==> flow/design.v <==
`timescale 1ns / 1ns
module mux2_1(in_0,in_1,switch,out);
	input[14:0] in_0,in_1;					
	input 					switch;
	output[14:0] out;					
 	reg [14:0] out;					
	always@(in_0 or in_1 or switch) 
		begin
			case(switch)
				1'b0: out = in_1;
				1'b1: out = in_0;
				default: out= 0;
			endcase
		end
endmodule
`timescale 1ns / 1ns
module mux4_1(in_0,in_1,in_2,in_3,mux_sel,out);
 	input[14:0]		in_0, in_1, in_2, in_3;	
	input[1:0]			mux_sel;
	output[14:0] out;			
	reg[14:0] out;			
	always@(in_0 or in_1 or in_2 or in_3 or mux_sel)
		begin
			case(mux_sel)
			 2'b00 : out = in_0;
			 2'b01 : out = in_1;
			 2'b10 : out = in_2;
			 2'b11 : out = in_3;
			 default: out = 0;
			endcase
		end
endmodule 
`timescale 1ns / 1ns
module f_mux8_4(in0_0, in1_0, in2_0, in3_0, in0_1, in1_1, in2_1, in3_1, switch, out_0, out_1, out_2, out_3);
	input[14:0]		in0_0, in1_0, in2_0, in3_0, in0_1, in1_1, in2_1, in3_1;
	input      		switch;
	output[14:0] out_0, out_1, out_2, out_3;		
	mux2_1 M0(.in_0(in0_0), .in_1(in0_1), .switch(switch), .out(out_0));
	mux2_1 M1(.in_0(in1_0), .in_1(in1_1), .switch(switch), .out(out_1));
	mux2_1 M2(.in_0(in2_0), .in_1(in2_1), .switch(switch), .out(out_2));
	mux2_1 M3(.in_0(in3_0), .in_1(in3_1), .switch(switch), .out(out_3));
endmodule
`timescale 1ns / 1ns
module top_mux(in0_0_0, in0_1_0, in0_2_0, in0_3_0, 					
					  in0_0_1, in0_1_1, in0_2_1, in0_3_1,
 					 in1_0_0, in1_1_0, in1_2_0, in1_3_0, 
					 in1_0_1, in1_1_1, in1_2_1, in1_3_1,
 					 in2_0_0, in2_1_0, in2_2_0, in2_3_0, 
					 in2_0_1, in2_1_1, in2_2_1, in2_3_1,
 					 in3_0_0, in3_1_0, in3_2_0, in3_3_0, 
					 in3_0_1, in3_1_1, in3_2_1, in3_3_1,
					 switch,mux_sel,
					 out0_0, out0_1, out0_2, out0_3,
					 out1_0, out1_1, out1_2, out1_3,
					 out2_0, out2_1, out2_2, out2_3,
					 out3_0, out3_1, out3_2, out3_3);
	input[1:0] mux_sel;
	input switch;
	input[14:0] in0_0_0, in0_1_0, in0_2_0, in0_3_0, 						
					  in0_0_1, in0_1_1, in0_2_1, in0_3_1,		
 					 in1_0_0, in1_1_0, in1_2_0, in1_3_0, 		
					 in1_0_1, in1_1_1, in1_2_1, in1_3_1,		
 					 in2_0_0, in2_1_0, in2_2_0, in2_3_0, 		
					 in2_0_1, in2_1_1, in2_2_1, in2_3_1,		
 					 in3_0_0, in3_1_0, in3_2_0, in3_3_0, 		
					 in3_0_1, in3_1_1, in3_2_1, in3_3_1;		
	output[14:0] 	out0_0, out0_1, out0_2, out0_3,					
					 		out1_0, out1_1, out1_2, out1_3,
					 		out2_0, out2_1, out2_2, out2_3,
							out3_0, out3_1, out3_2, out3_3;
	  wire[14:0] m0_0, m0_1, m0_2, m0_3, 						
 						 m1_0, m1_1, m1_2, m1_3, 	
 						 m2_0, m2_1, m2_2, m2_3,	
 						 m3_0, m3_1, m3_2, m3_3; 	
	f_mux8_4 F0(.in0_0(in0_0_0), .in1_0(in0_1_0), .in2_0(in0_2_0), .in3_0(in0_3_0), .in0_1(in0_0_1), .in1_1(in0_1_1), .in2_1(in0_2_1), .in3_1(in0_3_1), .switch(switch), .out_0(m0_0), .out_1(m0_1), .out_2(m0_2), .out_3(m0_3));
	f_mux8_4 F1(.in0_0(in1_0_0), .in1_0(in1_1_0), .in2_0(in1_2_0), .in3_0(in1_3_0), .in0_1(in1_0_1), .in1_1(in1_1_1), .in2_1(in1_2_1), .in3_1(in1_3_1), .switch(switch), .out_0(m1_0), .out_1(m1_1), .out_2(m1_2), .out_3(m1_3));
	f_mux8_4 F2(.in0_0(in2_0_0), .in1_0(in2_1_0), .in2_0(in2_2_0), .in3_0(in2_3_0), .in0_1(in2_0_1), .in1_1(in2_1_1), .in2_1(in2_2_1), .in3_1(in2_3_1), .switch(switch), .out_0(m2_0), .out_1(m2_1), .out_2(m2_2), .out_3(m2_3));
	f_mux8_4 F3(.in0_0(in3_0_0), .in1_0(in3_1_0), .in2_0(in3_2_0), .in3_0(in3_3_0), .in0_1(in3_0_1), .in1_1(in3_1_1), .in2_1(in3_2_1), .in3_1(in3_3_1), .switch(switch), .out_0(m3_0), .out_1(m3_1), .out_2(m3_2), .out_3(m3_3));
	mux4_1 M0_0(.in_0(m0_0), .in_1(m1_0), .in_2(m2_0), .in_3(m3_0), .mux_sel(mux_sel), .out(out0_0));
	mux4_1 M0_1(.in_0(m0_1), .in_1(m1_1), .in_2(m2_1), .in_3(m3_1), .mux_sel(mux_sel), .out(out0_1));
	mux4_1 M0_2(.in_0(m0_2), .in_1(m1_2), .in_2(m2_2), .in_3(m3_2), .mux_sel(mux_sel), .out(out0_2));
	mux4_1 M0_3(.in_0(m0_3), .in_1(m1_3), .in_2(m2_3), .in_3(m3_3), .mux_sel(mux_sel), .out(out0_3));
	mux4_1 M1_0(.in_0(m1_0), .in_1(m2_0), .in_2(m3_0), .in_3(m0_0), .mux_sel(mux_sel), .out(out1_0));
	mux4_1 M1_1(.in_0(m1_1), .in_1(m2_1), .in_2(m3_1), .in_3(m0_1), .mux_sel(mux_sel), .out(out1_1));
	mux4_1 M1_2(.in_0(m1_2), .in_1(m2_2), .in_2(m3_2), .in_3(m0_2), .mux_sel(mux_sel), .out(out1_2));
	mux4_1 M1_3(.in_0(m1_3), .in_1(m2_3), .in_2(m3_3), .in_3(m0_3), .mux_sel(mux_sel), .out(out1_3));
	mux4_1 M2_0(.in_0(m2_0), .in_1(m3_0), .in_2(m0_0), .in_3(m1_0), .mux_sel(mux_sel), .out(out2_0));
	mux4_1 M2_1(.in_0(m2_1), .in_1(m3_1), .in_2(m0_1), .in_3(m1_1), .mux_sel(mux_sel), .out(out2_1));
	mux4_1 M2_2(.in_0(m2_2), .in_1(m3_2), .in_2(m0_2), .in_3(m1_2), .mux_sel(mux_sel), .out(out2_2));
	mux4_1 M2_3(.in_0(m2_3), .in_1(m3_3), .in_2(m0_3), .in_3(m1_3), .mux_sel(mux_sel), .out(out2_3));
	mux4_1 M3_0(.in_0(m3_0), .in_1(m0_0), .in_2(m1_0), .in_3(m2_0), .mux_sel(mux_sel), .out(out3_0));
	mux4_1 M3_1(.in_0(m3_1), .in_1(m0_1), .in_2(m1_1), .in_3(m2_1), .mux_sel(mux_sel), .out(out3_1));
	mux4_1 M3_2(.in_0(m3_2), .in_1(m0_2), .in_2(m1_2), .in_3(m2_2), .mux_sel(mux_sel), .out(out3_2));
	mux4_1 M3_3(.in_0(m3_3), .in_1(m0_3), .in_2(m1_3), .in_3(m2_3), .mux_sel(mux_sel), .out(out3_3));
endmodule
`timescale 1ns / 1ns
module demux1_4( in, mux_sel, out_0, out_1, out_2, out_3);
	input[14:0] in;
	input [1:0] mux_sel;
	output[14:0]  out_0, out_1, out_2, out_3;
	assign out_0 = in;
	assign out_1 = in;
	assign out_2 = in;
	assign out_3 = in;
endmodule
`timescale 1ns / 1ns
module demux1_8( in, switch , mux_sel, out0_0 , out0_1, out1_0 , out1_1, out2_0 , out2_1, out3_0, out3_1);
	input[14:0] in;
	input switch;
	input [1:0] mux_sel;
	output[14:0] out0_0 , out0_1, out1_0 , out1_1, out2_0 , out2_1, out3_0, out3_1;
	wire [14:0] wire_0, wire_1;
	demux1_4 d0( .in(wire_0), .mux_sel(mux_sel), .out_0(out0_0), .out_1(out1_0), .out_2(out2_0), .out_3(out3_0));
	demux1_4 d1( .in(wire_1), .mux_sel(mux_sel), .out_0(out0_1), .out_1(out1_1), .out_2(out2_1), .out_3(out3_1));
	assign wire_0 = in;
	assign wire_1 = in;
endmodule
`timescale 1ns / 1ns
module weight_table0(clk, rst, in_0, in_1 , in_2, in_3, weight_sum);
	input clk,rst;
	input [7:0] in_0,in_1,in_2,in_3;   
	output [14:0] weight_sum;
	reg[14:0] mult_0,mult_1,mult_2,mult_3;
	reg[14:0] temp_0,temp_1,temp_2,temp_3;
	reg[14:0] weight_sum;
	always@(in_1 or in_2 or in_3 or in_0) 
   begin
	  mult_0 = 15'b0;
	  mult_1 = {in_1,7'b0};
	  mult_2 = 15'b0;
	  mult_3 = 15'b0;
   end
	always@(posedge clk) 
	 begin
	  temp_0 <= mult_0;
	  temp_1 <= mult_1;
	  temp_2 <= mult_2;
	  temp_3 <= mult_3;
	 end
  always@(temp_0 or temp_1	or temp_2	or temp_3	)
	 begin
		weight_sum = temp_0 + temp_1	+ temp_2	+temp_3;
	 end	
endmodule
`timescale 1ns / 1ns
module weight_table1(clk, rst, in_0, in_1 , in_2, in_3, weight_sum);
	input clk,rst;
	input [7:0] in_0,in_1,in_2,in_3;   
	output [14:0] weight_sum;
	reg[14:0] mult_0,mult_1,mult_2,mult_3;
	reg[14:0] temp_0,temp_1,temp_2,temp_3;
	reg[14:0] weight_sum;
	always@(in_1 or in_2 or in_3 or in_0) 
   begin
	  mult_0 = {4'b0,in_0,3'b0} + {7'b0,in_0};
	  mult_1 = {1'b0,in_1,6'b0} + {2'b0,in_1,5'b0} + {4'b0,in_1,3'b0} + {5'b0,in_1,2'b0} + {6'b0,in_1,1'b0} + {7'b0,in_1};
	  mult_2 = {3'b0,in_2,4'b0} + {4'b0,in_2,3'b0} + {5'b0,in_2,2'b0} + {7'b0,in_2};
	  mult_3 = {6'b0,in_3,1'b0} + {7'b0,in_3};
   end
	always@(posedge clk) 
	 begin
	  temp_0 <= mult_0;
	  temp_1 <= mult_1;
	  temp_2 <= mult_2;
	  temp_3 <= mult_3;
	 end
  always@(temp_0 or temp_1	or temp_2	or temp_3	)
	 begin
		weight_sum =  temp_1 - temp_0	+ temp_2	- temp_3;
	 end	
endmodule
`timescale 1ns / 1ns
module weight_table2(clk, rst, in_0, in_1 , in_2, in_3, weight_sum);
	input clk,rst;
	input [7:0] in_0,in_1,in_2,in_3;   
	output [14:0] weight_sum;
	reg[14:0] mult_0,mult_1,mult_2,mult_3;
	reg[14:0] temp_0,temp_1,temp_2,temp_3;
	reg[14:0] weight_sum;
	always@(in_1 or in_2 or in_3 or in_0) 
   begin
	  mult_0 = {4'b0,in_0,3'b0};
	  mult_1 = {1'b0,in_1,6'b0} + {4'b0,in_1,3'b0};
	  mult_2 = {1'b0,in_2,6'b0} + {4'b0,in_2,3'b0};
	  mult_3 = {4'b0,in_3,3'b0};
   end
	always@(posedge clk) 
	 begin
	  temp_0 <= mult_0;
	  temp_1 <= mult_1;
	  temp_2 <= mult_2;
	  temp_3 <= mult_3;
	 end
  always@(temp_0 or temp_1	or temp_2	or temp_3	)
	 begin
		weight_sum = temp_1 - temp_0	+ temp_2	- temp_3;
	 end	
endmodule
`timescale 1ns / 1ns
module weight_table3(clk, rst, in_0, in_1 , in_2, in_3, weight_sum);
	input clk,rst;
	input [7:0] in_0,in_1,in_2,in_3;   
	output [14:0] weight_sum;
	reg[14:0] mult_0,mult_1,mult_2,mult_3;
	reg[14:0] temp_0,temp_1,temp_2,temp_3;
	reg[14:0] weight_sum;
	always@(in_1 or in_2 or in_3 or in_0) 
   begin
	  mult_0 = {6'b0,in_0,1'b0} + {7'b0,in_0};
	  mult_1 = {3'b0,in_1,4'b0} + {4'b0,in_1,3'b0} + {5'b0,in_1,2'b0} + {7'b0,in_1};
	  mult_2 = {1'b0,in_2,6'b0} + {2'b0,in_2,5'b0} + {4'b0,in_2,3'b0} + {5'b0,in_2,2'b0} + {6'b0,in_2,1'b0} + {7'b0,in_2};
	  mult_3 = {4'b0,in_3,3'b0} + {7'b0,in_3};
   end
	always@(posedge clk) 
	 begin
	  temp_0 <= mult_0;
	  temp_1 <= mult_1;
	  temp_2 <= mult_2;
	  temp_3 <= mult_3;
	 end
  always@(temp_0 or temp_1	or temp_2	or temp_3	)
	 begin
		weight_sum = temp_1 - temp_0	+ temp_2	- temp_3;
	 end	
endmodule
`timescale 1ns / 1ns
module y_weight_table0(clk, rst, in_0, in_1 , in_2, in_3, weight_sum);
	input clk,rst;
	input [14:0] in_0,in_1,in_2,in_3;   
	output [7:0] weight_sum;
   reg[14:0] weight_sum_temp;
	reg[21:0] mult_0,mult_1,mult_2,mult_3;
	reg[21:0] temp_0,temp_1,temp_2,temp_3;
	always@(in_1 or in_2 or in_3 or in_0) 
   begin
	  mult_0 = 22'b0;
	  mult_1 = {in_1,7'b0};
	  mult_2 = 22'b0;
	  mult_3 = 22'b0;
   end
	always@(posedge clk) 
	 begin
	  temp_0 <= mult_0;
	  temp_1 <= mult_1;
	  temp_2 <= mult_2;
	  temp_3 <= mult_3;
	 end
  always@(temp_0 or temp_1	or temp_2	or temp_3	)
	 begin
		weight_sum_temp = temp_0[21:7] + temp_1[21:7]	+ temp_2[21:7]	+temp_3[21:7];
	 end	
	assign weight_sum = weight_sum_temp[14:7];
endmodule
`timescale 1ns / 1ns
module y_weight_table1(clk, rst, in_0, in_1 , in_2, in_3, weight_sum);
	input clk,rst;
	input [14:0] in_0,in_1,in_2,in_3;   
	output [7:0] weight_sum;
	reg[21:0] mult_0,mult_1,mult_2,mult_3;
	reg[21:0] temp_0,temp_1,temp_2,temp_3;
	reg[14:0] weight_sum_temp;
	always@(in_1 or in_2 or in_3 or in_0) 
   begin
	  mult_0 = {4'b0,in_0,3'b0} + {7'b0,in_0};
	  mult_1 = {1'b0,in_1,6'b0} + {2'b0,in_1,5'b0} + {4'b0,in_1,3'b0} + {5'b0,in_1,2'b0} + {6'b0,in_1,1'b0} + {7'b0,in_1};
	  mult_2 = {3'b0,in_2,4'b0} + {4'b0,in_2,3'b0} + {5'b0,in_2,2'b0} + {7'b0,in_2};
	  mult_3 = {6'b0,in_3,1'b0} + {7'b0,in_3};
   end
	always@(posedge clk) 
	 begin
	  temp_0 <= mult_0;
	  temp_1 <= mult_1;
	  temp_2 <= mult_2;
	  temp_3 <= mult_3;
	 end
  always@(temp_0 or temp_1	or temp_2	or temp_3	)
	 begin
		weight_sum_temp = temp_1[21:7] - temp_0[21:7]	+ temp_2[21:7]	- temp_3[21:7];
	 end	
  assign weight_sum = weight_sum_temp[14:7];
endmodule
`timescale 1ns / 1ns
module y_weight_table2(clk, rst, in_0, in_1 , in_2, in_3, weight_sum);
	input clk,rst;
	input [14:0] in_0,in_1,in_2,in_3;   
	output [7:0] weight_sum;
	reg[21:0] mult_0,mult_1,mult_2,mult_3;
	reg[21:0] temp_0,temp_1,temp_2,temp_3;
	reg[14:0] weight_sum_temp;
	always@(in_1 or in_2 or in_3 or in_0) 
   begin
	  mult_0 = {4'b0,in_0,3'b0};
	  mult_1 = {1'b0,in_1,6'b0} + {4'b0,in_1,3'b0};
	  mult_2 = {1'b0,in_2,6'b0} + {4'b0,in_2,3'b0};
	  mult_3 = {4'b0,in_3,3'b0};
   end
	always@(posedge clk) 
	 begin
	  temp_0 <= mult_0;
	  temp_1 <= mult_1;
	  temp_2 <= mult_2;
	  temp_3 <= mult_3;
	 end
  always@(temp_0 or temp_1	or temp_2	or temp_3	)
	 begin
		weight_sum_temp = temp_1[21:7] - temp_0[21:7]	+ temp_2[21:7]	- temp_3[21:7];
	 end	
  assign weight_sum = weight_sum_temp[14:7];
endmodule
`timescale 1ns / 1ns
module y_weight_table3(clk, rst, in_0, in_1 , in_2, in_3, weight_sum);
	input clk,rst;
	input [14:0] in_0,in_1,in_2,in_3;   
	output [7:0] weight_sum;
	reg[21:0] mult_0,mult_1,mult_2,mult_3;
	reg[21:0] temp_0,temp_1,temp_2,temp_3;
	reg[14:0] weight_sum_temp;
	always@(in_1 or in_2 or in_3 or in_0) 
   begin
	  mult_0 = {6'b0,in_0,1'b0} + {7'b0,in_0};
	  mult_1 = {3'b0,in_1,4'b0} + {5'b0,in_1,2'b0} + {4'b0,in_1,3'b0} + {7'b0,in_1};
	  mult_2 = {1'b0,in_2,6'b0} + {2'b0,in_2,5'b0} + {4'b0,in_2,3'b0} + {5'b0,in_2,2'b0} + {6'b0,in_2,1'b0} + {7'b0,in_2};
	  mult_3 = {4'b0,in_3,3'b0} + {7'b0,in_3};
   end
	always@(posedge clk) 
	 begin
	  temp_0 <= mult_0;
	  temp_1 <= mult_1;
	  temp_2 <= mult_2;
	  temp_3 <= mult_3;
	 end
  always@(temp_0 or temp_1	or temp_2	or temp_3	)
	 begin
		weight_sum_temp = temp_1[21:7] - temp_0[21:7]	+ temp_2[21:7]	- temp_3[21:7];
	 end	
  assign weight_sum = weight_sum_temp[14:7];
endmodule
`timescale 1ns / 1ns
module input_array(clk, rst, act, in, out_0, out_1, out_2, out_3);
 input clk,rst,act;
 input[7:0] in;
 output [7:0] out_0, out_1, out_2, out_3;
 reg [7:0]input_array_0 [0:3];
 reg [7:0]input_array_1 [0:3];
 reg [7:0]input_array_2 [0:3];
 reg [7:0]input_array_3 [0:3];
 reg [1:0] count;
 reg [7:0] out_0, out_1, out_2, out_3;
 reg enable;
 always@(posedge clk or negedge rst) 
 begin
  if(!rst)
   count <= 2'b00;
 else
   begin
    case(act)
     1'b0:
 			count <= count;
     1'b1: begin
   				  if(count==2'b11)
     					 count<= 2'b00;
    				  else
             count <= count+1; 
          end 
	  endcase
   end
 end
 always@(posedge clk)
  begin
   if(act==0) begin
  					 input_array_3[0] <= input_array_3[0];
 					 input_array_3[3] <= input_array_3[3];
  					 input_array_3[2] <= input_array_3[2];
 					 input_array_3[1] <= input_array_3[1];
  					 input_array_2[0] <= input_array_2[0];
 					 input_array_2[3] <= input_array_2[3];
  					 input_array_2[2] <= input_array_2[2];
 					 input_array_2[1] <= input_array_2[1];
  					 input_array_1[0] <= input_array_1[0];
 					 input_array_1[3] <= input_array_1[3];
  					 input_array_1[2] <= input_array_1[2];
 					 input_array_1[1] <= input_array_1[1];
  					 input_array_0[0] <= input_array_0[0];
 					 input_array_0[3] <= input_array_0[3];
  					 input_array_0[2] <= input_array_0[2];
 					 input_array_0[1] <= input_array_0[1];
          end
  else begin
     case(count)		 
  		  3'b00 : begin 
  					 input_array_0[0] <= in;
 					 input_array_3[3] <= input_array_3[2];
  					 input_array_3[2] <= input_array_3[1];
 					 input_array_3[1] <= input_array_3[0];
           end
   		  3'b01 : begin
	           input_array_1[0] <= in;
 					 input_array_0[3] <= input_array_0[2];
  					 input_array_0[2] <= input_array_0[1];
 					 input_array_0[1] <= input_array_0[0];
           end
    		 3'b10 : begin
             input_array_2[0] <= in;
 					 input_array_1[3] <= input_array_1[2];
  					 input_array_1[2] <= input_array_1[1];
 					 input_array_1[1] <= input_array_1[0];
           end
    	  3'b11 : begin
             input_array_3[0] <= in;
 					 input_array_2[3] <= input_array_2[2];
  					 input_array_2[2] <= input_array_2[1];
 					 input_array_2[1] <= input_array_2[0];
           end
     endcase
    end
   end 
 always @ (count or input_array_0[0] or input_array_0[1] or input_array_0[2] or input_array_0[3]or input_array_1[0] or input_array_1[1] or input_array_1[2] or input_array_1[3]or input_array_2[0] or input_array_2[1] or input_array_2[2] or input_array_2[3]or input_array_3[0] or input_array_3[1] or input_array_3[2] or input_array_3[3])
  begin
   case(count)
    2'b01 : begin
					  out_0 = input_array_0[0];
					  out_1 = input_array_0[1];
					  out_2 = input_array_0[2];
					  out_3 = input_array_0[3];
           end
    2'b10 : begin
					  out_0 = input_array_1[0];
					  out_1 = input_array_1[1];
					  out_2 = input_array_1[2];
					  out_3 = input_array_1[3];
           end
    2'b11 : begin
					  out_0 = input_array_2[0];
					  out_1 = input_array_2[1];
					  out_2 = input_array_2[2];
					  out_3 = input_array_2[3];
           end
    2'b00 : begin
					  out_0 = input_array_3[0];
					  out_1 = input_array_3[1];
					  out_2 = input_array_3[2];
					  out_3 = input_array_3[3];
           end
   endcase
end 
endmodule
`timescale 1ns / 1ns
module bicubic(clk, rst, act, in, out_0, out_1, out_2, out_3);
	input clk,rst,act;
	input [7:0] in;
  wire oooooooooooooooo;
	wire [7:0] in_0,in_1,in_2,in_3;   
	output [7:0] out_0, out_1, out_2, out_3;
	wire [1:0] ooooooooooo;
	wire[14:0] x_weight_sum_0;
	wire[14:0] x_weight_sum_1;
	wire[14:0] x_weight_sum_2;
	wire[14:0] x_weight_sum_3;
	wire[7:0] y_weight_sum_0;	
	wire[7:0] y_weight_sum_1;
	wire[7:0] y_weight_sum_2;
	wire[7:0] y_weight_sum_3;
	 input_array A(.clk(clk), .rst(rst), .act(act), .in(in),
					.out_0(in_3), .out_1(in_2), .out_2(in_1), .out_3(in_0));
	reg[14:0] array0_0 [3:0];
	reg[14:0] array0_1 [3:0];
	reg[14:0] array1_0 [3:0];
	reg[14:0] array1_1 [3:0];
	reg[14:0] array2_0 [3:0];
	reg[14:0] array2_1 [3:0];
	reg[14:0] array3_0 [3:0];
	reg[14:0] array3_1 [3:0];
	reg[1:0] mux_sel;
	reg switch;
	wire[14:0] dm0_0_0, dm0_1_0, dm0_2_0, dm0_3_0, 				
					  dm0_0_1, dm0_1_1, dm0_2_1, dm0_3_1,
 					 dm1_0_0, dm1_1_0, dm1_2_0, dm1_3_0, 
					 dm1_0_1, dm1_1_1, dm1_2_1, dm1_3_1,
 					 dm2_0_0, dm2_1_0, dm2_2_0, dm2_3_0, 
					 dm2_0_1, dm2_1_1, dm2_2_1, dm2_3_1,
 					 dm3_0_0, dm3_1_0, dm3_2_0, dm3_3_0, 
					 dm3_0_1, dm3_1_1, dm3_2_1, dm3_3_1;
  wire[14:0]  array0_0_0, array0_1_0, array0_2_0, array0_3_0, 					
					  array0_0_1, array0_1_1, array0_2_1, array0_3_1,
 					 array1_0_0, array1_1_0, array1_2_0, array1_3_0, 
					 array1_0_1, array1_1_1, array1_2_1, array1_3_1,
 					 array2_0_0, array2_1_0, array2_2_0, array2_3_0, 
					 array2_0_1, array2_1_1, array2_2_1, array2_3_1,
 					 array3_0_0, array3_1_0, array3_2_0, array3_3_0, 
					 array3_0_1, array3_1_1, array3_2_1, array3_3_1;
	wire[14:0]  y_in0_0,y_in0_1,y_in0_2,y_in0_3,				
					  y_in1_0,y_in1_1,y_in1_2,y_in1_3,
					  y_in2_0,y_in2_1,y_in2_2,y_in2_3,
					  y_in3_0,y_in3_1,y_in3_2,y_in3_3;
	assign array0_0_0= array0_0[0];		
	assign array0_1_0= array0_0[1];		
	assign array0_2_0= array0_0[2];		
	assign array0_3_0= array0_0[3];		
	assign array1_0_0= array1_0[0];		
	assign array1_1_0= array1_0[1];		
	assign array1_2_0= array1_0[2];		
	assign array1_3_0= array1_0[3];		
	assign array2_0_0= array2_0[0];		
	assign array2_1_0= array2_0[1];		
	assign array2_2_0= array2_0[2];		
	assign array2_3_0= array2_0[3];		
	assign array3_0_0= array3_0[0];		
	assign array3_1_0= array3_0[1];		
	assign array3_2_0= array3_0[2];		
	assign array3_3_0= array3_0[3];		
	assign array0_0_1= array0_1[0];		
	assign array0_1_1= array0_1[1];		
	assign array0_2_1= array0_1[2];		
	assign array0_3_1= array0_1[3];		
	assign array1_0_1= array1_1[0];		
	assign array1_1_1= array1_1[1];		
	assign array1_2_1= array1_1[2];		
	assign array1_3_1= array1_1[3];		
	assign array2_0_1= array2_1[0];		
	assign array2_1_1= array2_1[1];		
	assign array2_2_1= array2_1[2];		
	assign array2_3_1= array2_1[3];		
	assign array3_0_1= array3_1[0];		
	assign array3_1_1= array3_1[1];		
	assign array3_2_1= array3_1[2];		
	assign array3_3_1= array3_1[3];		
	assign out_0 = y_weight_sum_0;
	assign out_1 = y_weight_sum_1;
	assign out_2 = y_weight_sum_2;
	assign out_3 = y_weight_sum_3;
	weight_table0 x0(.clk(clk), .rst(rst), .in_0(in_0), .in_1(in_1), .in_2(in_2), .in_3(in_3), .weight_sum(x_weight_sum_0));
	weight_table1 x1(.clk(clk), .rst(rst), .in_0(in_0), .in_1(in_1), .in_2(in_2), .in_3(in_3), .weight_sum(x_weight_sum_1));
	weight_table2 x2(.clk(clk), .rst(rst), .in_0(in_0), .in_1(in_1), .in_2(in_2), .in_3(in_3), .weight_sum(x_weight_sum_2));
	weight_table3 x3(.clk(clk), .rst(rst), .in_0(in_0), .in_1(in_1), .in_2(in_2), .in_3(in_3), .weight_sum(x_weight_sum_3));
	demux1_8 dm0( .in(x_weight_sum_0), .switch(switch) , .mux_sel(mux_sel), .out0_0(dm0_0_0) , .out0_1(dm0_0_1), .out1_0(dm0_1_0) , .out1_1(dm0_1_1), .out2_0(dm0_2_0) , .out2_1(dm0_2_1), .out3_0(dm0_3_0), .out3_1(dm0_3_1));
	demux1_8 dm1( .in(x_weight_sum_1), .switch(switch) , .mux_sel(mux_sel), .out0_0(dm1_0_0) , .out0_1(dm1_0_1), .out1_0(dm1_1_0) , .out1_1(dm1_1_1), .out2_0(dm1_2_0) , .out2_1(dm1_2_1), .out3_0(dm1_3_0), .out3_1(dm1_3_1));
	demux1_8 dm2( .in(x_weight_sum_2), .switch(switch) , .mux_sel(mux_sel), .out0_0(dm2_0_0) , .out0_1(dm2_0_1), .out1_0(dm2_1_0) , .out1_1(dm2_1_1), .out2_0(dm2_2_0) , .out2_1(dm2_2_1), .out3_0(dm2_3_0), .out3_1(dm2_3_1));
	demux1_8 dm3( .in(x_weight_sum_3), .switch(switch) , .mux_sel(mux_sel), .out0_0(dm3_0_0) , .out0_1(dm3_0_1), .out1_0(dm3_1_0) , .out1_1(dm3_1_1), .out2_0(dm3_2_0) , .out2_1(dm3_2_1), .out3_0(dm3_3_0), .out3_1(dm3_3_1));
	top_mux top(.in0_0_0(array0_0_0), .in0_1_0(array0_1_0), .in0_2_0(array0_2_0), .in0_3_0(array0_3_0), 					
					  .in0_0_1(array0_0_1), .in0_1_1(array0_1_1), .in0_2_1(array0_2_1), .in0_3_1(array0_3_1),
						.in1_0_0(array1_0_0), .in1_1_0(array1_1_0), .in1_2_0(array1_2_0), .in1_3_0(array1_3_0), 							
						.in1_0_1(array1_0_1), .in1_1_1(array1_1_1), .in1_2_1(array1_2_1), .in1_3_1(array1_3_1),							
						.in2_0_0(array2_0_0), .in2_1_0(array2_1_0), .in2_2_0(array2_2_0), .in2_3_0(array2_3_0), 							
						.in2_0_1(array2_0_1), .in2_1_1(array2_1_1), .in2_2_1(array2_2_1), .in2_3_1(array2_3_1),									
 						.in3_0_0(array3_0_0), .in3_1_0(array3_1_0), .in3_2_0(array3_2_0), .in3_3_0(array3_3_0), 							
						.in3_0_1(array3_0_1), .in3_1_1(array3_1_1), .in3_2_1(array3_2_1), .in3_3_1(array3_3_1),	
						.switch(switch), .mux_sel(mux_sel),					
					 .out0_0(y_in0_0), .out0_1(y_in0_1), .out0_2(y_in0_2), .out0_3(y_in0_3),
					 .out1_0(y_in1_0), .out1_1(y_in1_1), .out1_2(y_in1_2), .out1_3(y_in1_3),
					 .out2_0(y_in2_0), .out2_1(y_in2_1), .out2_2(y_in2_2), .out2_3(y_in2_3),
					 .out3_0(y_in3_0), .out3_1(y_in3_1), .out3_2(y_in3_2), .out3_3(y_in3_3));
	y_weight_table0 y0(.clk(clk), .rst(rst), .in_0(y_in0_0), .in_1(y_in0_1), .in_2(y_in0_2), .in_3(y_in0_3), .weight_sum(y_weight_sum_0));
	y_weight_table1 y1(.clk(clk), .rst(rst), .in_0(y_in1_0), .in_1(y_in1_1), .in_2(y_in1_2), .in_3(y_in1_3), .weight_sum(y_weight_sum_1));
	y_weight_table2 y2(.clk(clk), .rst(rst), .in_0(y_in2_0), .in_1(y_in2_1), .in_2(y_in2_2), .in_3(y_in2_3), .weight_sum(y_weight_sum_2));
	y_weight_table3 y3(.clk(clk), .rst(rst), .in_0(y_in3_0), .in_1(y_in3_1), .in_2(y_in3_2), .in_3(y_in3_3), .weight_sum(y_weight_sum_3));
	always@(posedge clk or negedge rst)
	 begin
		if(!rst)
			mux_sel <=2'b10;
		else begin
		 case(act)
       1'b0: mux_sel <= mux_sel;
       1'b1: begin 
		 				if(mux_sel == 2'b11)
				 			mux_sel <= 2'b00;
						else
				 			mux_sel <= mux_sel +1;
					  end
 		  endcase
      end
	  end
	always@(posedge clk or negedge rst) 
	 begin
		if(!rst)
			switch <= 1;
		else
		 if(mux_sel == 2'b11)
			switch <= !switch;
		 else 
			switch <=switch;
	 end
	always@(posedge clk )
	  begin
			case({switch,mux_sel})
					3'b000: begin  
									array0_0[0] <= dm0_0_0;
									array1_0[0] <= dm1_0_0;
									array2_0[0] <= dm2_0_0;
									array3_0[0] <= dm3_0_0;
								 end
					3'b001: begin  
									array0_0[1] <= dm0_1_0;
									array1_0[1] <= dm1_1_0;
									array2_0[1] <= dm2_1_0;
									array3_0[1] <= dm3_1_0;
								 end
					3'b010: begin  
									array0_0[2] <= dm0_2_0;
									array1_0[2] <= dm1_2_0;
									array2_0[2] <= dm2_2_0;
									array3_0[2] <= dm3_2_0;
								 end
					3'b011: begin  
									array0_0[3] <= dm0_3_0;
									array1_0[3] <= dm1_3_0;
									array2_0[3] <= dm2_3_0;
									array3_0[3] <= dm3_3_0;
								 end
					3'b100: begin  
									array0_1[0] <= dm0_0_1;
									array1_1[0] <= dm1_0_1;
									array2_1[0] <= dm2_0_1;
									array3_1[0] <= dm3_0_1;
								 end
					3'b101: begin  
									array0_1[1] <= dm0_1_1;
									array1_1[1] <= dm1_1_1;
									array2_1[1] <= dm2_1_1;
									array3_1[1] <= dm3_1_1;
								 end
					3'b110: begin  
									array0_1[2] <= dm0_2_1;
									array1_1[2] <= dm1_2_1;
									array2_1[2] <= dm2_2_1;
									array3_1[2] <= dm3_2_1;
								 end
					3'b111: begin  
									array0_1[3] <= dm0_3_1;
									array1_1[3] <= dm1_3_1;
									array2_1[3] <= dm2_3_1;
									array3_1[3] <= dm3_3_1;
								 end
	 			endcase
	  end
endmodule
## Tool chain data of bicubic

Each step is given for the RTL above and for the edited RTL.
"original" refers to lines of the RTL above, "edited" to lines of the edited file.
"difference" is "edited" less "original", of the values as shown.
Operators carry their Yosys type and port widths (W data, S select, Z words).
The mark -- stands for no value.

| set-up | value |
|---|---|
| design top | bicubic |
| clock port | clk |
| standard-cell library | sky130hd |
| timing corner | tt_025C_1v80 |

## Edit of the RTL

Unified diff, file above to edited file.
This change comes from a script, not from a designer. The edited design behaves differently; no optimisation was intended.

```diff
@@ -320,5 +320,5 @@
 	  mult_0 = {6'b0,in_0,1'b0} + {7'b0,in_0};
 	  mult_1 = {3'b0,in_1,4'b0} + {5'b0,in_1,2'b0} + {4'b0,in_1,3'b0} + {7'b0,in_1};
-	  mult_2 = {1'b0,in_2,6'b0} + {2'b0,in_2,5'b0} + {4'b0,in_2,3'b0} + {5'b0,in_2,2'b0} + {6'b0,in_2,1'b0} + {7'b0,in_2};
+	  mult_2 = {1'b0,in_2,6'b0} + {2'b0,in_2,5'b0} + {4'b0,in_2,3'b0} - {5'b0,in_2,2'b0} + {6'b0,in_2,1'b0} + {7'b0,in_2};
 	  mult_3 = {4'b0,in_3,3'b0} + {7'b0,in_3};
    end
```

## Word level

Source: Yosys, flattened and elaborated. Widths are those after wreduce. Registers that Yosys merges into a memory's read port (data or address) are not register bits. Print and check cells do not count. Equal cells are merged and count once.

Word-level totals:

| what | original | edited | difference |
|---|---|---|---|
| register bits | 996 | 996 | 0 |
| bits of input ports | 11 | 11 | 0 |
| output and inout port bits | 32 | 32 | 0 |
| word-level cells | 200 | 200 | 0 |

Operators by class:

| what | original | edited | difference |
|---|---|---|---|
| add/subtract/negate cells | 64 | 64 | 0 |
| eq/ne operators | 13 | 13 | 0 |
| multiplexer cells | 37 | 37 | 0 |
| bitwise operators | 1 | 1 | 0 |
| reductions and logical operators | 8 | 8 | 0 |

Operator list:

| kind | original | edited | difference |
|---|---|---|---|
| $add A22 B17 Y22 | 3 | 2 | -1 |
| $sub A22 B17 Y22 | 0 | 1 | +1 |
| $pmux W15 S2 | 16 | 16 | 0 |
| $pmux W15 S4 | 13 | 13 | 0 |
| $sub A15 B15 Y15 | 8 | 8 | 0 |
| $add A15 B15 Y15 | 6 | 6 | 0 |
| $add A15 B10 Y15 | 4 | 4 | 0 |
| $add A15 B8 Y15 | 4 | 4 | 0 |
| $add A22 B15 Y22 | 4 | 4 | 0 |
| $eq A2 B2 Y1 const B | 4 | 4 | 0 |
| $eq A3 B3 Y1 const B | 4 | 4 | 0 |
| $mux W2 | 4 | 4 | 0 |
| $pmux W8 S4 | 4 | 4 | 0 |
| $reduce_and A2 Y1 | 4 | 4 | 0 |
| $sub A15 B11 Y15 | 4 | 4 | 0 |
| $add A22 B18 Y22 | 3 | 3 | 0 |
| $add A11 B8 Y12 | 2 | 2 | 0 |
| $add A12 B11 Y13 | 2 | 2 | 0 |
| $add A14 B11 Y15 | 2 | 2 | 0 |
| $add A14 B13 Y15 | 2 | 2 | 0 |
| $add A15 B11 Y15 | 2 | 2 | 0 |
| $add A15 B9 Y15 | 2 | 2 | 0 |
| $add A16 B15 Y17 | 2 | 2 | 0 |
| $add A18 B15 Y19 | 2 | 2 | 0 |
| $add A2 B1 Y2 const B | 2 | 2 | 0 |
| $add A21 B18 Y22 | 2 | 2 | 0 |
| $add A21 B20 Y22 | 2 | 2 | 0 |
| $add A22 B16 Y22 | 2 | 2 | 0 |

Not every row of either side is listed.

## Longest topological paths

Longest topological path by Yosys (ltp), each cell counted once; first at word level (registers and memories cut), then after technology mapping (sequential cells cut; the memories' decode and read muxes count).

Depth:

| what | original | edited | difference |
|---|---|---|---|
| word-level depth | 8 | 8 | 0 |
| ABC_AREA | 0 | 0 | -- |
| mapped depth | 30 | 31 | +1 |
| depth with buffers taken out | 24 | 25 | +1 |

## Mapped cells and area

Source: synth_stat.txt of the flow (Yosys; design flattened, memories mapped). It holds for the ABC_AREA given above (unset counts as 0); a run with the other value may have another netlist.

Cells by type:

| type | original | edited | difference |
|---|---|---|---|
| sky130_fd_sc_hd__inv_1 | 618 | 594 | -24 |
| sky130_fd_sc_hd__nor2_1 | 348 | 329 | -19 |
| sky130_fd_sc_hd__nor3_1 | 96 | 114 | +18 |
| sky130_fd_sc_hd__nand2_1 | 157 | 172 | +15 |
| sky130_fd_sc_hd__buf_1 | 31 | 16 | -15 |
| sky130_fd_sc_hd__o21ai_0 | 112 | 101 | -11 |
| sky130_fd_sc_hd__and3_1 | 11 | 22 | +11 |
| sky130_fd_sc_hd__clkbuf_1 | 68 | 78 | +10 |
| sky130_fd_sc_hd__a31oi_1 | 10 | 20 | +10 |
| sky130_fd_sc_hd__ha_1 | 439 | 448 | +9 |
| sky130_fd_sc_hd__a222oi_1 | 31 | 22 | -9 |
| sky130_fd_sc_hd__fa_1 | 302 | 294 | -8 |
| sky130_fd_sc_hd__o22ai_1 | 56 | 64 | +8 |
| sky130_fd_sc_hd__o22a_1 | 11 | 3 | -8 |
| sky130_fd_sc_hd__mux2i_1 | 140 | 133 | -7 |
| sky130_fd_sc_hd__mux2_2 | 99 | 106 | +7 |
| sky130_fd_sc_hd__xor2_1 | 85 | 92 | +7 |
| sky130_fd_sc_hd__a22oi_1 | 38 | 45 | +7 |

Not every row of either side is listed.

Synthesis totals:

| what | original | edited | difference |
|---|---|---|---|
| cell count | 4426 | 4428 | +2 |
| chip area (Yosys) (µm²) | 50367.1 | 50467.2 | +100.1 |
| area of sequential cells (µm²) | 21888.5 | 21888.5 | 0.0 |
| mapped flip-flops | 828 | 828 | 0 |
| buffer cells | 124 | 120 | -4 |

The figures by module come from a second, unflattened synthesis with its own total; it is not the netlist above.

Unflattened totals:

| what | original | edited | difference |
|---|---|---|---|
| cell total of the unflattened synthesis | 4710 | 4726 | +16 |
| area total of the unflattened synthesis (µm²) | 61826.8 | 62025.7 | +198.9 |

Each row is one instance without its submodules.

Modules, original:

| module | instances | cells | area (µm²) | sequential area (µm²) |
|---|---|---|---|---|
| bicubic | 1 | 502 | 14630.3 | 14491.4 |
| y_weight_table1 | 1 | 664 | 6498.7 | 1021.0 |
| mux4_1 | 16 | 18 | 392.9 | 0.0 |
| y_weight_table3 | 1 | 621 | 6231.0 | 1021.0 |
| input_array | 1 | 257 | 4902.2 | 3893.7 |
| weight_table3 | 1 | 498 | 4834.6 | 1021.0 |
| weight_table1 | 1 | 488 | 4814.6 | 1021.0 |
| mux2_1 | 16 | 17 | 237.7 | 0.0 |
| demux1_4 | 8 | 60 | 450.4 | 0.0 |
| y_weight_table2 | 1 | 360 | 3394.5 | 1041.0 |
| weight_table2 | 1 | 256 | 2451.1 | 800.8 |
| weight_table0 | 1 | 16 | 216.5 | 160.2 |
| y_weight_table0 | 1 | 8 | 160.2 | 160.2 |
| demux1_8 | 4 | 0 | 0.0 | 0.0 |

original: Modules not listed: 2.

Modules, edited:

| module | instances | cells | area (µm²) | sequential area (µm²) |
|---|---|---|---|---|
| bicubic | 1 | 502 | 14630.3 | 14491.4 |
| y_weight_table1 | 1 | 664 | 6498.7 | 1021.0 |
| y_weight_table3 | 1 | 640 | 6438.7 | 1021.0 |
| mux4_1 | 16 | 18 | 392.9 | 0.0 |
| input_array | 1 | 257 | 4902.2 | 3893.7 |
| weight_table3 | 1 | 495 | 4825.9 | 1021.0 |
| weight_table1 | 1 | 488 | 4814.6 | 1021.0 |
| mux2_1 | 16 | 17 | 237.7 | 0.0 |
| demux1_4 | 8 | 60 | 450.4 | 0.0 |
| y_weight_table2 | 1 | 360 | 3394.5 | 1041.0 |
| weight_table2 | 1 | 256 | 2451.1 | 800.8 |
| weight_table0 | 1 | 16 | 216.5 | 160.2 |
| y_weight_table0 | 1 | 8 | 160.2 | 160.2 |
| demux1_8 | 4 | 0 | 0.0 | 0.0 |

edited: Modules not listed: 2.

## Timing after synthesis

Source: OpenSTA report_checks on the synthesized netlist (no wires, ideal clock, input and output delay 20% of the period each), path of least setup slack; recovery checks are left aside. Register names are those of the netlist, which keeps one name where synthesis merged equal registers.

Timing post-synthesis:

| what | original | edited | difference |
|---|---|---|---|
| path kind | flip-flop to flip-flop | flip-flop to flip-flop | -- |
| start point | reg switch | reg switch | -- |
| end point | reg y3.temp_2[21] | reg y3.temp_2[20] | -- |
| clock period (ns) | 10.0 | 10.0 | 0.0 |
| library setup time (ns) | 0.072 | 0.106 | +0.034 |
| launch time at the first pin (ns) | 0.000 | 0.000 | 0.000 |
| data arrival time (ns) | 7.258 | 6.985 | -0.273 |
| data required time (ns) | 9.928 | 9.894 | -0.034 |
| slack (ns) | 2.669 | 2.909 | +0.240 |
| path delay (ns) | 7.330 | 7.091 | -0.239 |
| stages | 29 | 29 | 0 |
| buffers on the path | 10 | 10 | 0 |
| period reached after synthesis (ns) | 7.331 | 7.091 | -0.240 |

"path delay" is the arrival time less input delay plus setup time.
"stages": output pins that drive a net of the path, with the launching flip-flop's if there is one; two outputs of one cell count as two.
"period reached after synthesis" is the clock period less the worst setup slack; recovery checks do not enter. This is arithmetic on one report: input and output delays are still those of the set period (20% each).
Between the ends stands the longest chain of elaborated cells between them, by number of cells; it is not shown to be the way that was timed. Of several equally long chains one is given.
Each line given opens the expression or statement behind the cell; cells for indexed reads and writes are added by Yosys, which also makes memories of some case tables.
At most two assigning lines are given for a register; there are more.

| between the ends, post-synthesis, original | value |
|---|---|
| path through | sky130_fd_sc_hd__dfstp_2 -> sky130_fd_sc_hd__buf_6 -> sky130_fd_sc_hd__buf_6 -> sky130_fd_sc_hd__buf_4 -> sky130_fd_sc_hd__buf_2 -> sky130_fd_sc_hd__buf_4 -> sky130_fd_sc_hd__buf_4 -> sky130_fd_sc_hd__buf_2 -> sky130_fd_sc_hd__buf_4 -> sky130_fd_sc_hd__buf_2 -> sky130_fd_sc_hd__buf_2 -> sky130_fd_sc_hd__mux2_2 -> sky130_fd_sc_hd__a22oi_1 -> sky130_fd_sc_hd__inv_1 -> sky130_fd_sc_hd__fa_1 -> sky130_fd_sc_hd__fa_1 -> sky130_fd_sc_hd__inv_1 -> sky130_fd_sc_hd__fa_1 -> sky130_fd_sc_hd__inv_1 -> sky130_fd_sc_hd__ha_1 -> sky130_fd_sc_hd__o21a_1 -> sky130_fd_sc_hd__a2111oi_0 -> sky130_fd_sc_hd__o311ai_0 -> sky130_fd_sc_hd__o21a_1 -> sky130_fd_sc_hd__o31a_1 -> sky130_fd_sc_hd__nor4_1 -> sky130_fd_sc_hd__a21oi_1 -> sky130_fd_sc_hd__a21oi_1 -> sky130_fd_sc_hd__xnor2_1 |
| length of the longest elaborated chain | 8 |
| elaborated cells on any way between the ends | 11 |
| RTL lines with such cells | 3 |
| classes of those cells | add/sub (5); mux (5); logic (1) |

Ends and longest elaborated chain, post-synthesis, original:

| what | line | source |
|---|---|---|
| start: declaration | 474 | `reg switch;` |
| start: assignment | 578 | `switch <= !switch;` |
| start: assignment | 580 | `switch <=switch;` |
| $not A1 Y1 | 9 | `case(switch)` |
| $pmux W15 S2 | 9 |  |
| $pmux W15 S4 | 24 | `case(mux_sel)` |
| $add A21 B20 Y22 | 322 | `mult_2 = {1'b0,in_2,6'b0} + {2'b0,in_2,5'b0} + {4'b0,in_2,3'b0} + {5'b0,in_2,2'b0} + {6'b0,in_2,1'b0} + {7'b0, ...` |
| $add A22 B18 Y22 | 322 |  |
| $add A22 B17 Y22 | 322 |  |
| $add A22 B16 Y22 | 322 |  |
| $add A22 B15 Y22 | 322 |  |
| end: assignment | 329 | `temp_2 <= mult_2;` |
| end: declaration | 316 | `reg[21:0] temp_0,temp_1,temp_2,temp_3;` |

| between the ends, post-synthesis, edited | value |
|---|---|
| path through | sky130_fd_sc_hd__dfstp_2 -> sky130_fd_sc_hd__buf_6 -> sky130_fd_sc_hd__buf_6 -> sky130_fd_sc_hd__buf_4 -> sky130_fd_sc_hd__buf_4 -> sky130_fd_sc_hd__buf_6 -> sky130_fd_sc_hd__buf_2 -> sky130_fd_sc_hd__buf_4 -> sky130_fd_sc_hd__buf_4 -> sky130_fd_sc_hd__buf_2 -> sky130_fd_sc_hd__buf_2 -> sky130_fd_sc_hd__mux2i_1 -> sky130_fd_sc_hd__o22ai_1 -> sky130_fd_sc_hd__o31ai_1 -> sky130_fd_sc_hd__fa_1 -> sky130_fd_sc_hd__inv_1 -> sky130_fd_sc_hd__fa_1 -> sky130_fd_sc_hd__inv_1 -> sky130_fd_sc_hd__fa_1 -> sky130_fd_sc_hd__inv_1 -> sky130_fd_sc_hd__ha_1 -> sky130_fd_sc_hd__a21o_1 -> sky130_fd_sc_hd__a21oi_1 -> sky130_fd_sc_hd__o21ai_0 -> sky130_fd_sc_hd__a211o_1 -> sky130_fd_sc_hd__nand3_1 -> sky130_fd_sc_hd__nand2_1 -> sky130_fd_sc_hd__or4b_2 -> sky130_fd_sc_hd__o311ai_0 |
| length of the longest elaborated chain | 8 |
| elaborated cells on any way between the ends | 11 |
| RTL lines with such cells | 3 |
| classes of those cells | add/sub (5); mux (5); logic (1) |

Ends and longest elaborated chain, post-synthesis, edited:

| what | line | source |
|---|---|---|
| start: declaration | 474 | `reg switch;` |
| start: assignment | 578 | `switch <= !switch;` |
| start: assignment | 580 | `switch <=switch;` |
| $not A1 Y1 | 9 | `case(switch)` |
| $pmux W15 S2 | 9 |  |
| $pmux W15 S4 | 24 | `case(mux_sel)` |
| $add A21 B20 Y22 | 322 | `mult_2 = {1'b0,in_2,6'b0} + {2'b0,in_2,5'b0} + {4'b0,in_2,3'b0} - {5'b0,in_2,2'b0} + {6'b0,in_2,1'b0} + {7'b0, ...` |
| $add A22 B18 Y22 | 322 |  |
| $sub A22 B17 Y22 | 322 |  |
| $add A22 B16 Y22 | 322 |  |
| $add A22 B15 Y22 | 322 |  |
| end: assignment | 329 | `temp_2 <= mult_2;` |
| end: declaration | 316 | `reg[21:0] temp_0,temp_1,temp_2,temp_3;` |

## Timing after layout

Path of least setup slack in the final report of the runs of pair 1 (OpenROAD, finished layout, wires in). Where an end is a register, its clock arrival counts in the times.

Timing post-layout:

| what | original | edited | difference |
|---|---|---|---|
| path kind | flip-flop to flip-flop | flip-flop to flip-flop | -- |
| start point | reg switch | reg switch | -- |
| end point | reg y3.temp_2[21] | reg y1.temp_1[21] | -- |
| clock period (ns) | 7.29 | 7.29 | 0.00 |
| library setup time (ns) | 0.07 | 0.07 | 0.00 |
| launch time at the first pin (ns) | 0.69 | 0.67 | -0.02 |
| data arrival time (ns) | 7.29 | 7.35 | +0.06 |
| data required time (ns) | 7.89 | 7.89 | 0.00 |
| slack (ns) | 0.59 | 0.55 | -0.04 |
| stages | 21 | 21 | 0 |
| buffers on the path | 1 | 2 | +1 |

Between the ends stands the longest chain of elaborated cells between them, by number of cells; it is not shown to be the way that was timed. Of several equally long chains one is given.
At most two assigning lines are given for a register; there are more.

| between the ends, post-layout, original | value |
|---|---|
| path through | sky130_fd_sc_hd__dfstp_4 -> sky130_fd_sc_hd__buf_4 -> sky130_fd_sc_hd__mux2_4 -> sky130_fd_sc_hd__nand2_1 -> sky130_fd_sc_hd__o21a_1 -> sky130_fd_sc_hd__inv_1 -> sky130_fd_sc_hd__fa_1 -> sky130_fd_sc_hd__fa_1 -> sky130_fd_sc_hd__inv_1 -> sky130_fd_sc_hd__fa_1 -> sky130_fd_sc_hd__inv_1 -> sky130_fd_sc_hd__ha_1 -> sky130_fd_sc_hd__o21a_1 -> sky130_fd_sc_hd__a2111oi_0 -> sky130_fd_sc_hd__o311ai_1 -> sky130_fd_sc_hd__o21a_1 -> sky130_fd_sc_hd__o31a_1 -> sky130_fd_sc_hd__nor4_1 -> sky130_fd_sc_hd__a21oi_1 -> sky130_fd_sc_hd__a21oi_1 -> sky130_fd_sc_hd__xnor2_1 |
| length of the longest elaborated chain | 8 |
| elaborated cells on any way between the ends | 11 |
| RTL lines with such cells | 3 |
| classes of those cells | add/sub (5); mux (5); logic (1) |

Ends and longest elaborated chain, post-layout, original:

| what | line | source |
|---|---|---|
| start: declaration | 474 | `reg switch;` |
| start: assignment | 578 | `switch <= !switch;` |
| start: assignment | 580 | `switch <=switch;` |
| $not A1 Y1 | 9 | `case(switch)` |
| $pmux W15 S2 | 9 |  |
| $pmux W15 S4 | 24 | `case(mux_sel)` |
| $add A21 B20 Y22 | 322 | `mult_2 = {1'b0,in_2,6'b0} + {2'b0,in_2,5'b0} + {4'b0,in_2,3'b0} + {5'b0,in_2,2'b0} + {6'b0,in_2,1'b0} + {7'b0, ...` |
| $add A22 B18 Y22 | 322 |  |
| $add A22 B17 Y22 | 322 |  |
| $add A22 B16 Y22 | 322 |  |
| $add A22 B15 Y22 | 322 |  |
| end: assignment | 329 | `temp_2 <= mult_2;` |
| end: declaration | 316 | `reg[21:0] temp_0,temp_1,temp_2,temp_3;` |

| between the ends, post-layout, edited | value |
|---|---|
| path through | sky130_fd_sc_hd__dfstp_4 -> sky130_fd_sc_hd__buf_4 -> sky130_fd_sc_hd__mux2i_1 -> sky130_fd_sc_hd__o22ai_1 -> sky130_fd_sc_hd__o21bai_1 -> sky130_fd_sc_hd__o21ai_0 -> sky130_fd_sc_hd__buf_4 -> sky130_fd_sc_hd__inv_1 -> sky130_fd_sc_hd__fa_1 -> sky130_fd_sc_hd__fa_1 -> sky130_fd_sc_hd__inv_1 -> sky130_fd_sc_hd__fa_1 -> sky130_fd_sc_hd__inv_1 -> sky130_fd_sc_hd__ha_1 -> sky130_fd_sc_hd__or3_1 -> sky130_fd_sc_hd__o22a_1 -> sky130_fd_sc_hd__a221o_1 -> sky130_fd_sc_hd__a221oi_1 -> sky130_fd_sc_hd__o21ai_0 -> sky130_fd_sc_hd__o41ai_1 -> sky130_fd_sc_hd__xnor2_1 |
| length of the longest elaborated chain | 8 |
| elaborated cells on any way between the ends | 11 |
| RTL lines with such cells | 3 |
| classes of those cells | add/sub (5); mux (5); logic (1) |

Ends and longest elaborated chain, post-layout, edited:

| what | line | source |
|---|---|---|
| start: declaration | 474 | `reg switch;` |
| start: assignment | 578 | `switch <= !switch;` |
| start: assignment | 580 | `switch <=switch;` |
| $not A1 Y1 | 9 | `case(switch)` |
| $pmux W15 S2 | 9 |  |
| $pmux W15 S4 | 24 | `case(mux_sel)` |
| $add A21 B20 Y22 | 265 | `mult_1 = {1'b0,in_1,6'b0} + {2'b0,in_1,5'b0} + {4'b0,in_1,3'b0} + {5'b0,in_1,2'b0} + {6'b0,in_1,1'b0} + {7'b0, ...` |
| $add A22 B18 Y22 | 265 |  |
| $add A22 B17 Y22 | 265 |  |
| $add A22 B16 Y22 | 265 |  |
| $add A22 B15 Y22 | 265 |  |
| end: assignment | 272 | `temp_1 <= mult_1;` |
| end: declaration | 260 | `reg[21:0] temp_0,temp_1,temp_2,temp_3;` |

## Flow runs

Both versions went through the flow (Yosys, OpenROAD) with the same settings in each pair. Constraints: input delay and output delay 20% of the set period each, output load 0.01 pF.

| flow settings, pair 1 | value |
|---|---|
| CORE_UTILIZATION | 40 |
| period_ns | 7.29 |
| CAP_MARGIN | 20 |
| CORE_MARGIN | 2 |
| SLEW_MARGIN | 20 |

Measured results, pair 1:

| what | original | edited | difference |
|---|---|---|---|
| chip area after synthesis (Yosys) (µm²) | 50367.1 | 50467.2 | +100.1 |
| area inside the die boundary (µm²) | 128773.0 | 129025.0 | +252.0 |
| std-cell area (final layout) (µm²) | 56182.6 | 56260.2 | +77.6 |
| utilization after layout (%) | 44.9 | 44.9 | 0.0 |
| smallest setup slack (ns) | 0.594 | 0.546 | -0.048 |
| total negative slack (ns) | 0.000 | 0.000 | 0.000 |
| worst hold slack after layout (ns) | 0.445 | 0.441 | -0.004 |
| period achieved (ns) | 6.696 | 6.744 | +0.048 |

| flow settings, pair 2 | value |
|---|---|
| ABC_AREA | 0 |
| CORE_MARGIN | 4 |
| CORE_UTILIZATION | 46 |
| GPL_TIMING_DRIVEN | 0 |
| PLACE_DENSITY_LB_ADDON | 0.06 |
| SETUP_SLACK_MARGIN | -0.7 |
| SLEW_MARGIN | 0 |
| TNS_END_PERCENT | 85 |
| period_ns | 8.57 |
| CAP_MARGIN | 20 |

Measured results, pair 2:

| what | original | edited | difference |
|---|---|---|---|
| chip area after synthesis (Yosys) (µm²) | 50367.1 | 50467.2 | +100.1 |
| area inside the die boundary (µm²) | 114853.0 | 115074.0 | +221.0 |
| std-cell area (final layout) (µm²) | 56177.6 | 56237.7 | +60.1 |
| utilization after layout (%) | 51.6 | 51.7 | +0.1 |
| smallest setup slack (ns) | -0.290 | -0.246 | +0.044 |
| total negative slack (ns) | -1.125 | -0.738 | +0.387 |
| worst hold slack after layout (ns) | 0.440 | 0.436 | -0.004 |
| period achieved (ns) | 8.860 | 8.816 | -0.044 |

"period achieved" is the run's clock period less its worst setup slack. It is reckoned from that one timing run; input and output delays stay at 20% of the period that was set.
